==> flow/design.v <==
module a_s(op_a, op_m, as, outp);
   parameter        NBITS = 6;
   input [NBITS:0]  op_a;
   input [NBITS:0]  op_m;
   input            as;
   output [NBITS:0] outp;
   reg [NBITS:0]    outp;
   always @(as or op_a or op_m)
   begin: adder_subt
      if (as == 1'b1)
         outp <= op_a + op_m;
      else
         outp <= op_a - op_m;
   end
endmodule
module div_nr_wsticky(A, B, Q, sticky);
   parameter             NBITS = 6;
   parameter             PBITS = 8;
   input [NBITS-1:0]     A;
   input [NBITS-1:0]     B;
   output [PBITS-1:0]    Q;
   output                sticky;
   parameter [NBITS-1:0] ZEROS = 0;
   reg [NBITS:0]         YY_in[0:PBITS];
   reg [PBITS-1:0]       QQ_in[0:PBITS];
   reg [NBITS:0]         m_cablesIn[0:PBITS];
   wire [NBITS:0]        m_cablesOut[0:PBITS];
   wire [PBITS:0]        a_or_s;
   wire [PBITS-1:0]      QQ;
   wire [NBITS-1:0]      YY;
   wire [NBITS-1:0]      XX;
   assign XX = A;
   assign YY = B;
   assign Q = QQ;
   assign a_or_s[0] = 1'b0;
   always @(*) m_cablesIn[0] <= {1'b0, XX};
   always @(*) YY_in[0] <= {1'b0, YY};
   generate
      begin : xhdl0
         genvar                I;
         for (I = 0; I <= PBITS - 1; I = I + 1)
         begin : divisor
            a_s #(NBITS) int_mod(.op_a(m_cablesIn[I]), .op_m(YY_in[I]), .as(a_or_s[I]), .outp(m_cablesOut[I]));
         end
      end
   endgenerate
   generate
      begin : xhdl1
         genvar                I;
         for (I = 0; I <= PBITS - 1; I = I + 1)
         begin : conex
            assign a_or_s[I + 1] = m_cablesOut[I][NBITS];
            always @(*) m_cablesIn[I + 1] <= {m_cablesOut[I][NBITS - 1:0], 1'b0};
            always @(*) YY_in[I + 1] <= YY_in[I];
            always @(*) QQ_in[I + 1][I] <= a_or_s[I + 1];
            if (I > 0)
            begin : rest
               always @(*) QQ_in[I + 1][I - 1:0] <= QQ_in[I][I - 1:0];
            end
         end
      end
   endgenerate
   generate
      begin : xhdl2
         genvar                I;
         for (I = 0; I <= PBITS - 1; I = I + 1)
         begin : quotient
            assign QQ[I] = (~QQ_in[PBITS][PBITS - 1 - I]);
         end
      end
   endgenerate
   assign sticky = (m_cablesOut[PBITS - 1] == ZEROS) ? 1'b0 : 
                   1'b1;
endmodule
module FP_div(FP_A, FP_B, clk, ce, FP_Z);
   parameter         K = 32;
   parameter         P = 24;
   parameter         E = 8;
   input [K-1:0]     FP_A;
   input [K-1:0]     FP_B;
   input             clk;
   input             ce;
   output [K-1:0]    FP_Z;
   reg [K-1:0]       FP_Z;
   parameter [K-1:0] ZEROS = 1'b0;
   parameter [K-1:0] ONES = 32'hffffffff;
   parameter [E-1:0] BIAS = {1'b0, ONES[E - 2:0]};
   parameter         PBITS = P + 3;
   reg [K-1:0]       A_int;
   reg [K-1:0]       B_int;
   reg [K-1:0]       FP_Z_int;
   wire [E-1:0]      exp_A;
   wire [E-1:0]      exp_B;
   wire [P-1:0]      frac_A;
   wire [P-1:0]      frac_B;
   wire              sign_A;
   wire              sign_B;
   wire              expA_FF;
   wire              expB_FF;
   wire              expA_Z;
   wire              expB_Z;
   wire              fracA_Z;
   wire              fracB_Z;
   wire [E:0]        exp_noBIAS;
   wire [E:0]        exp_Biased;
   wire [E:0]        exp_Biased_Norm;
   wire              isNaN_A;
   wire              isNaN_B;
   wire              isInf_A;
   wire              isInf_B;
   wire              isZero_A;
   wire              isZero_B;
   wire              isNaN;
   wire              isInf;
   wire              isZero;
   wire              sign;
   wire [PBITS-1:0]  frac_div;
   wire [PBITS-1:0]  frac_div_shifted;
   wire [PBITS-2:0]  fr_sh;
   wire [P-2:0]      frac_final;
   wire              underflow;
   wire              overflow;
   wire [E-1:0]      exp_final;
   wire              sticky_bit;
   wire              div_by_zero;
   always @(posedge clk)
      begin
         if (ce == 1'b1)
         begin
            A_int <= FP_A;
            B_int <= FP_B;
         end
      end
   assign sign_A = A_int[K - 1];
   assign sign_B = B_int[K - 1];
   assign exp_A = A_int[K - 2:K - E - 1];
   assign exp_B = B_int[K - 2:K - E - 1];
   assign frac_A = {1'b1, A_int[P - 2:0]};
   assign frac_B = {1'b1, B_int[P - 2:0]};
   assign expA_FF = (A_int[K - 2:K - E - 1] == ONES[K - 2:K - E - 1]) ? 1'b1 : 
                    1'b0;
   assign expB_FF = (B_int[K - 2:K - E - 1] == ONES[K - 2:K - E - 1]) ? 1'b1 : 
                    1'b0;
   assign expA_Z = (A_int[K - 2:K - E - 1] == ZEROS[K - 2:K - E - 1]) ? 1'b1 : 
                   1'b0;
   assign expB_Z = (B_int[K - 2:K - E - 1] == ZEROS[K - 2:K - E - 1]) ? 1'b1 : 
                   1'b0;
   assign fracA_Z = (A_int[P - 2:0] == ZEROS[P - 2:0]) ? 1'b1 : 
                    1'b0;
   assign fracB_Z = (B_int[P - 2:0] == ZEROS[P - 2:0]) ? 1'b1 : 
                    1'b0;
   assign isNaN_A = expA_FF & ((~fracA_Z));
   assign isNaN_B = expB_FF & ((~fracB_Z));
   assign isInf_A = expA_FF;
   assign isInf_B = expB_FF;
   assign isZero_A = expA_Z & fracA_Z;
   assign isZero_B = expB_Z & fracB_Z;
   assign div_by_zero = expB_Z;
   assign isNaN = isNaN_A | isNaN_B;
   assign isInf = isInf_A | isInf_B | div_by_zero;
   assign isZero = isZero_A & (~isZero_B);
   assign exp_noBIAS = ({1'b0, exp_A}) - ({1'b0, exp_B});
   assign exp_Biased = exp_noBIAS + ({1'b0, BIAS});
   assign sign = sign_A ^ sign_B;
   div_nr_wsticky #(P,PBITS) a_div(.A(frac_A), .B(frac_B), .Q(frac_div), .sticky(sticky_bit));
   assign frac_div_shifted = (frac_div[PBITS - 1] == 1'b0) ? {frac_div[PBITS - 2:0], 1'b0} : 
                             frac_div;
   assign exp_Biased_Norm = (frac_div[PBITS - 1] == 1'b0) ? exp_Biased - 1 : 
                            exp_Biased;
   assign exp_final = exp_Biased_Norm[E - 1:0];
   assign overflow = (((exp_Biased_Norm[E:E - 1] == 2'b10) | (exp_Biased_Norm[E:0] == {1'b0, ONES[E - 1:0]}))) ? 1'b1 : 
                     1'b0;
   assign underflow = (((exp_Biased_Norm[E:E - 1] == 2'b11) | (exp_Biased_Norm[E - 1:0] == ZEROS[E - 1:0]))) ? 1'b1 : 
                      1'b0;
   assign fr_sh = frac_div_shifted[PBITS - 2:0];
   assign frac_final = ((fr_sh[2] == 1'b1 & (sticky_bit == 1'b1 | fr_sh[0] == 1'b1 | fr_sh[1] == 1'b1))) ? fr_sh[PBITS - 2:PBITS - P] + 1 : 
                       (((sticky_bit == 1'b1) & (fr_sh[2:0] == 3'b100) & (fr_sh[3] == 1'b1))) ? fr_sh[PBITS - 2:PBITS - P] + 1 : 
                       fr_sh[PBITS - 2:PBITS - P];
   always @(sign or isNaN or isInf or isZero or exp_final or frac_final or underflow or overflow)
   begin: packing
      FP_Z_int[K - 1] <= sign;
      if (isNaN == 1'b1)
      begin
         FP_Z_int[K - 2:P - 1] <= ONES[E - 1:0];
         FP_Z_int[P - 2:0] <= {1'b1, ZEROS[P - 3:0]};
      end
      else if ((isInf == 1'b1) | (overflow == 1'b1))
      begin
         FP_Z_int[K - 2:P - 1] <= ONES[E - 1:0];
         FP_Z_int[P - 2:0] <= ZEROS[P - 2:0];
      end
      else if ((isZero == 1'b1) | (underflow == 1'b1))
      begin
         FP_Z_int[K - 2:P - 1] <= ZEROS[E - 1:0];
         FP_Z_int[P - 2:0] <= ZEROS[P - 2:0];
      end
      else
      begin
         FP_Z_int[K - 2:P - 1] <= exp_final;
         FP_Z_int[P - 2:0] <= frac_final;
      end
   end
   always @(posedge clk)
   begin: final_reg
      begin
         if (ce == 1'b1)
            FP_Z <= FP_Z_int;
      end
   end
endmodule
* From RTL to reports: FP_div *
The steps from the RTL of FP_div to its reports follow in flow order.
Line numbers count from 1 in the design file above.
Operators carry their Yosys type and port widths (W data, S select, Z words).
Library cell names are shortened.
The mark -- stands for no value.

design
  design top = FP_div
  clock = clk
  standard-cell library = sky130hd
  corner = tt_025C_1v80

* After elaboration *
Yosys after proc, flatten, opt, wreduce and memory -nomap, before mapping. Print and check cells are not counted. Equal cells are merged and count once.

bit counts
  flip-flop bits (word level) = 96
  input port bits = 66
  output and inout port bits = 32
  elaborated cells = 166

cells by class
  $add $sub $neg = 57
  eq/ne operators = 6
  multiplexer cells = 42
  bitwise gates (word level) = 47
  reduce/logical cells = 8

operators by type and width
  kind                     count
  $add A25 B24 Y25         26
  $sub A25 B24 Y25         26
  $mux W25                 26
  $mux W23                 4
  $logic_not A23 Y1        2
  $not A1 Y1               29
  $mux W26                 1
  $sub A24 B24 Y25         1
  $logic_not A25 Y1        1
  $logic_not A8 Y1         3
  $add A23 B1 Y23 const B  1
  $eq A8 B8 Y1 const B     2
  $or A1 B1 Y1             9
  $sub A8 B8 Y9            1
  $sub A9 B1 Y9 const B    1
  $add A9 B7 Y9 const B    1
  $eq A9 B8 Y1 const B     1
  $mux W9                  1
  $mux W1                  9
  $and A1 B1 Y1            8
  $mux W8                  1
  $eq A2 B2 Y1 const B     2
  $eq A3 B3 Y1 const B     1
  $reduce_or A3 Y1         1
  $reduce_or A2 Y1         1
  $xor A1 B1 Y1            1

* Depth *
Depth = most cells in a row (Yosys ltp): at word level without a register or memory, in the mapped netlist without a sequential cell, where the memories' decode and read muxes count.

logic depth
  depth after elaboration = 62
  ABC_AREA = 0
  depth in mapped cells = 460

* Synthesis result *
Yosys stat after the flow's synthesis: flattened, memories mapped to cells. It holds for the ABC_AREA given above (unset counts as 0); a run with the other value may have another netlist.
The area totals of this step are shown rounded.

cells by type
  cell      count
  ha_1      1100
  xnor2_1   564
  nor2_1    1243
  a21oi_1   794
  edfxtp_1  96
  mux2i_1   265
  o21bai_1  312
  a21o_1    260
  o21ai_0   332
  inv_1     360
  nand2_1   320
  xor2_1    110
  nand2b_1  116
  fa_1      26
  nor3_1    90
  nor2b_1   69
  clkbuf_1  79
  nand3_1   55

Other cell types: 89; their cells: 715.

synthesis totals
  cell count = 6906
  cell area after synthesis = 0.05087 sq mm
  sequential area = 0.002883 sq mm
  flip-flop cells = 96

The figures by module come from a second, unflattened synthesis with its own total; it is not the netlist above.

second synthesis, totals
  cells (unflattened synthesis) = 7714
  area (unflattened synthesis) = 0.05519 sq mm

Each row is one instance without its submodules.

modules
  module          instances  cells  area (sq mm)
  a_s (NBITS=24)  27         269    0.001847
  FP_div          1          414    0.005169
  div_nr_wsticky  1          37     0.0001602

* Timing after synthesis *
OpenSTA on the mapped netlist: ideal clock, no wires. The path of least setup slack (recovery checks aside). Input and output delay are each 20% of the period. Register names are those of the netlist, which keeps one name where synthesis merged equal registers.

timing after synthesis
  path kind = reg2reg
  from = register B_int[2]
  to = register FP_Z[18]
  clock period = 80.0 ns
  library setup time = 0.268 ns
  launch time at the first pin = 0.000 ns
  arrival time = 60.649 ns
  data required time = 79.732 ns
  slack = 19.083 ns
  delay of the path = 60.917 ns
  stages on the path = 366
  buffers on the path = 24
  period reached after synthesis = 60.917 ns

"delay of the path" = arrival - input delay + setup time.
"stages on the path": output pins that drive a net of the path, with the launching flip-flop's if there is one; two outputs of one cell count as two.
"period reached after synthesis" = period - worst setup slack (recovery checks aside). The figure is calculated, with input and output delays left at 20% of the set period.
The rows between start and end are the longest chain of elaborated cells between them; the timing report does not say that the signal goes this way. Where chains are equally long, one stands for them.
A line is the first line of the expression or statement that the cell stems from. Yosys adds cells for indexed reads and writes and turns some case tables into memories.

on the way, after synthesis
  path through = edfxtp_1 -> inv_1 -> ha_1 -> nor2b_1 -> o31ai_1 -> nor2b_1 -> nor2b_1 -> o21ai_0 -> nand2b_1 -> a21o_1 -> a21oi_1 -> xnor2_1 -> ha_1 -> nor4_1 -> inv_1 -> a211oi_1 -> nor2_1 -> o31ai_1 -> (+330 left out) -> a21o_1 -> a21o_1 -> a21o_1 -> a21o_1 -> a21o_1 -> a21o_1 -> a21o_1 -> a21o_1 -> a21oi_1 -> nor3b_1 -> o21a_1 -> nor3_1 -> xnor2_1 -> o221ai_1 -> buf_2 -> nor4_1 -> xor2_1 -> o22ai_1
  cells in the longest elaborated chain = 59
  elaborated cells between the ends (all ways) = 133
  classes of those cells = add/sub (54); eq/ne (4); mux (34); logic (37); reduce/logical (4)

ends and longest elaborated chain, after synthesis
  item                        RTL line  text
  start: declaration          90        reg [K-1:0]       B_int;
  start: assignment           131       B_int <= FP_B;
  $sub A24 B24 Y25            13        outp <= op_a - op_m;
  $sub A25 B24 Y25            13
  $mux W25                    10        if (as == 1'b1)
  $sub A25 B24 Y25            13
  $mux W25                    10
  $sub A25 B24 Y25            13
  $mux W25                    10
  (+44 left out)              --
  $mux W25                    10
  $not A1 Y1                  68        assign QQ[I] = (~QQ_in[PBITS][PBITS - 1 - I]);
  $mux W26                    166       assign frac_div_shifted = (frac_div[PBITS - 1] == 1'b0) ? {frac_div[PBITS - 2:0], 1'b0} :
  $eq A3 B3 Y1                177       (((sticky_bit == 1'b1) & (fr_sh[2:0] == 3'b100) & (fr_sh[3] == 1'b1))) ? fr_sh[PBITS - 2:PBITS - P] + 1 :
  $and A1 B1 Y1 (2 in a row)  177
  $mux W23                    177
  $mux W23                    176       assign frac_final = ((fr_sh[2] == 1'b1 & (sticky_bit == 1'b1 | fr_sh[0] == 1'b1 | fr_sh[1] == 1'b1))) ? fr_sh[ ...
  end: assignment             207       FP_Z <= FP_Z_int;
  end: declaration            83        output [K-1:0]    FP_Z;

* Worst path after layout *
Path of least setup slack in the final report of run 1 (OpenROAD, finished layout, wires in). Where an end is a register, its clock arrival counts in the times.

timing after layout
  path kind = reg2reg
  from = register B_int[5]
  to = register FP_Z[19]
  clock period = 80.0 ns
  library setup time = 0.24 ns
  launch time at the first pin = 0.41 ns
  arrival time = 70.73 ns
  data required time = 80.17 ns
  slack = 9.44 ns
  stages on the path = 355
  buffers on the path = 12

The rows between start and end are the longest chain of elaborated cells between them; the timing report does not say that the signal goes this way. Where chains are equally long, one stands for them.

on the way, after layout
  path through = edfxtp_1 -> buf_4 -> inv_1 -> ha_1 -> o211a_1 -> o31ai_1 -> nor2b_1 -> nor2b_1 -> o21ai_0 -> nand2b_1 -> a21o_1 -> a21oi_1 -> xnor2_1 -> ha_1 -> nor4_1 -> inv_1 -> a211oi_1 -> nor2_1 -> (+319 left out) -> a21o_1 -> a21o_1 -> a21o_1 -> a21o_1 -> a21o_1 -> a21o_1 -> a21o_1 -> a21o_1 -> a21oi_1 -> nor3b_1 -> o21a_1 -> nor3_1 -> xor2_1 -> a211oi_2 -> buf_4 -> nor4b_1 -> xor2_1 -> o22ai_1
  cells in the longest elaborated chain = 59
  elaborated cells between the ends (all ways) = 134
  classes of those cells = add/sub (54); eq/ne (4); mux (34); logic (38); reduce/logical (4)

ends and longest elaborated chain, after layout
  item                        RTL line  text
  start: declaration          90        reg [K-1:0]       B_int;
  start: assignment           131       B_int <= FP_B;
  $sub A24 B24 Y25            13        outp <= op_a - op_m;
  $sub A25 B24 Y25            13
  $mux W25                    10        if (as == 1'b1)
  $sub A25 B24 Y25            13
  $mux W25                    10
  $sub A25 B24 Y25            13
  $mux W25                    10
  (+44 left out)              --
  $mux W25                    10
  $not A1 Y1                  68        assign QQ[I] = (~QQ_in[PBITS][PBITS - 1 - I]);
  $mux W26                    166       assign frac_div_shifted = (frac_div[PBITS - 1] == 1'b0) ? {frac_div[PBITS - 2:0], 1'b0} :
  $eq A3 B3 Y1                177       (((sticky_bit == 1'b1) & (fr_sh[2:0] == 3'b100) & (fr_sh[3] == 1'b1))) ? fr_sh[PBITS - 2:PBITS - P] + 1 :
  $and A1 B1 Y1 (2 in a row)  177
  $mux W23                    177
  $mux W23                    176       assign frac_final = ((fr_sh[2] == 1'b1 & (sticky_bit == 1'b1 | fr_sh[0] == 1'b1 | fr_sh[1] == 1'b1))) ? fr_sh[ ...
  end: assignment             207       FP_Z <= FP_Z_int;
  end: declaration            83        output [K-1:0]    FP_Z;

Add stored flow runs of FP_div

6 stored runs of FP_div in the flow (synthesis by Yosys, layout by OpenROAD, sky130hd cells), in arbitrary order. Constraints: input delay and output delay 20% of the set period each, output load 0.01 pF.
"period achieved" = clock period - worst setup slack. The figure is calculated, with input and output delays left at 20% of the set period.
"worst setup path time" means the part of the period allowed to the worst setup path (the constraints hold back 20% at inputs and 20% at outputs) less its slack; where the path has registers, the arrival times of their clocks count too.
Results are given in rounded form.
Settings: - = not set for that run.
A result given as - is not shown for that run.

name                                    run 1    run 2    run 3    run 4  run 5    run 6
CELL_PAD_IN_SITES_DETAIL_PLACEMENT      1        1        -        -      -        -
CORE_ASPECT_RATIO                       0.96     0.96     1.59     -      1.04     1.04
CORE_MARGIN                             2        2        8        9      6        6
CORE_UTILIZATION                        48       39       40       68     22       22
CTS_CLUSTER_DIAMETER                    399      399      181      -      257      42
GPL_ROUTABILITY_DRIVEN                  0        0        -        1      0        0
MAX_ROUTING_LAYER                       met5     met5     met4     -      met4     met4
MIN_ROUTING_LAYER                       met1     met2     -        -      met1     met1
PLACE_DENSITY_LB_ADDON                  0.14     0.14     0.14     -      0.03     0.03
SETUP_SLACK_MARGIN                      1.03     5.0      -        -      -        -
period_ns                               80.0     80.0     80.0     39.3   101.0    68.2
CAP_MARGIN                              20       20       20       20     20       20
SLEW_MARGIN                             20       20       20       25     35       35
CTS_CLUSTER_SIZE                        -        -        -        38     61       61
PLACE_DENSITY                           -        -        -        0.51   -        -
ABC_AREA                                -        -        -        -      1        0
GPL_TIMING_DRIVEN                       -        -        -        -      0        0
HOLD_SLACK_MARGIN                       -        -        -        -      -0.07    -0.07
netlist area reported by Yosys (sq mm)  0.05087  0.05087  0.05087  -      0.05635  0.05087
die outline area (sq mm)                0.1086   0.1333   0.1392   -      0.2684   0.2429
utilization after routing (%)           51.4     42.4     43.0     -      25.1     27.1
worst setup slack after layout (ns)     9.444    10.47    10.57    -      39.30    4.432
total negative slack (ns)               0.000    0.000    0.000    -      0.000    0.000
period achieved (ns)                    70.556   69.532   69.434   -      61.695   63.768
worst setup path time (ns)              70.56    69.53    69.43    -      61.70    63.77
worst path kind                         reg2reg  reg2reg  reg2reg  -      reg2reg  reg2reg

Run 4: no results, clock tree synthesis failed with DPL-0038
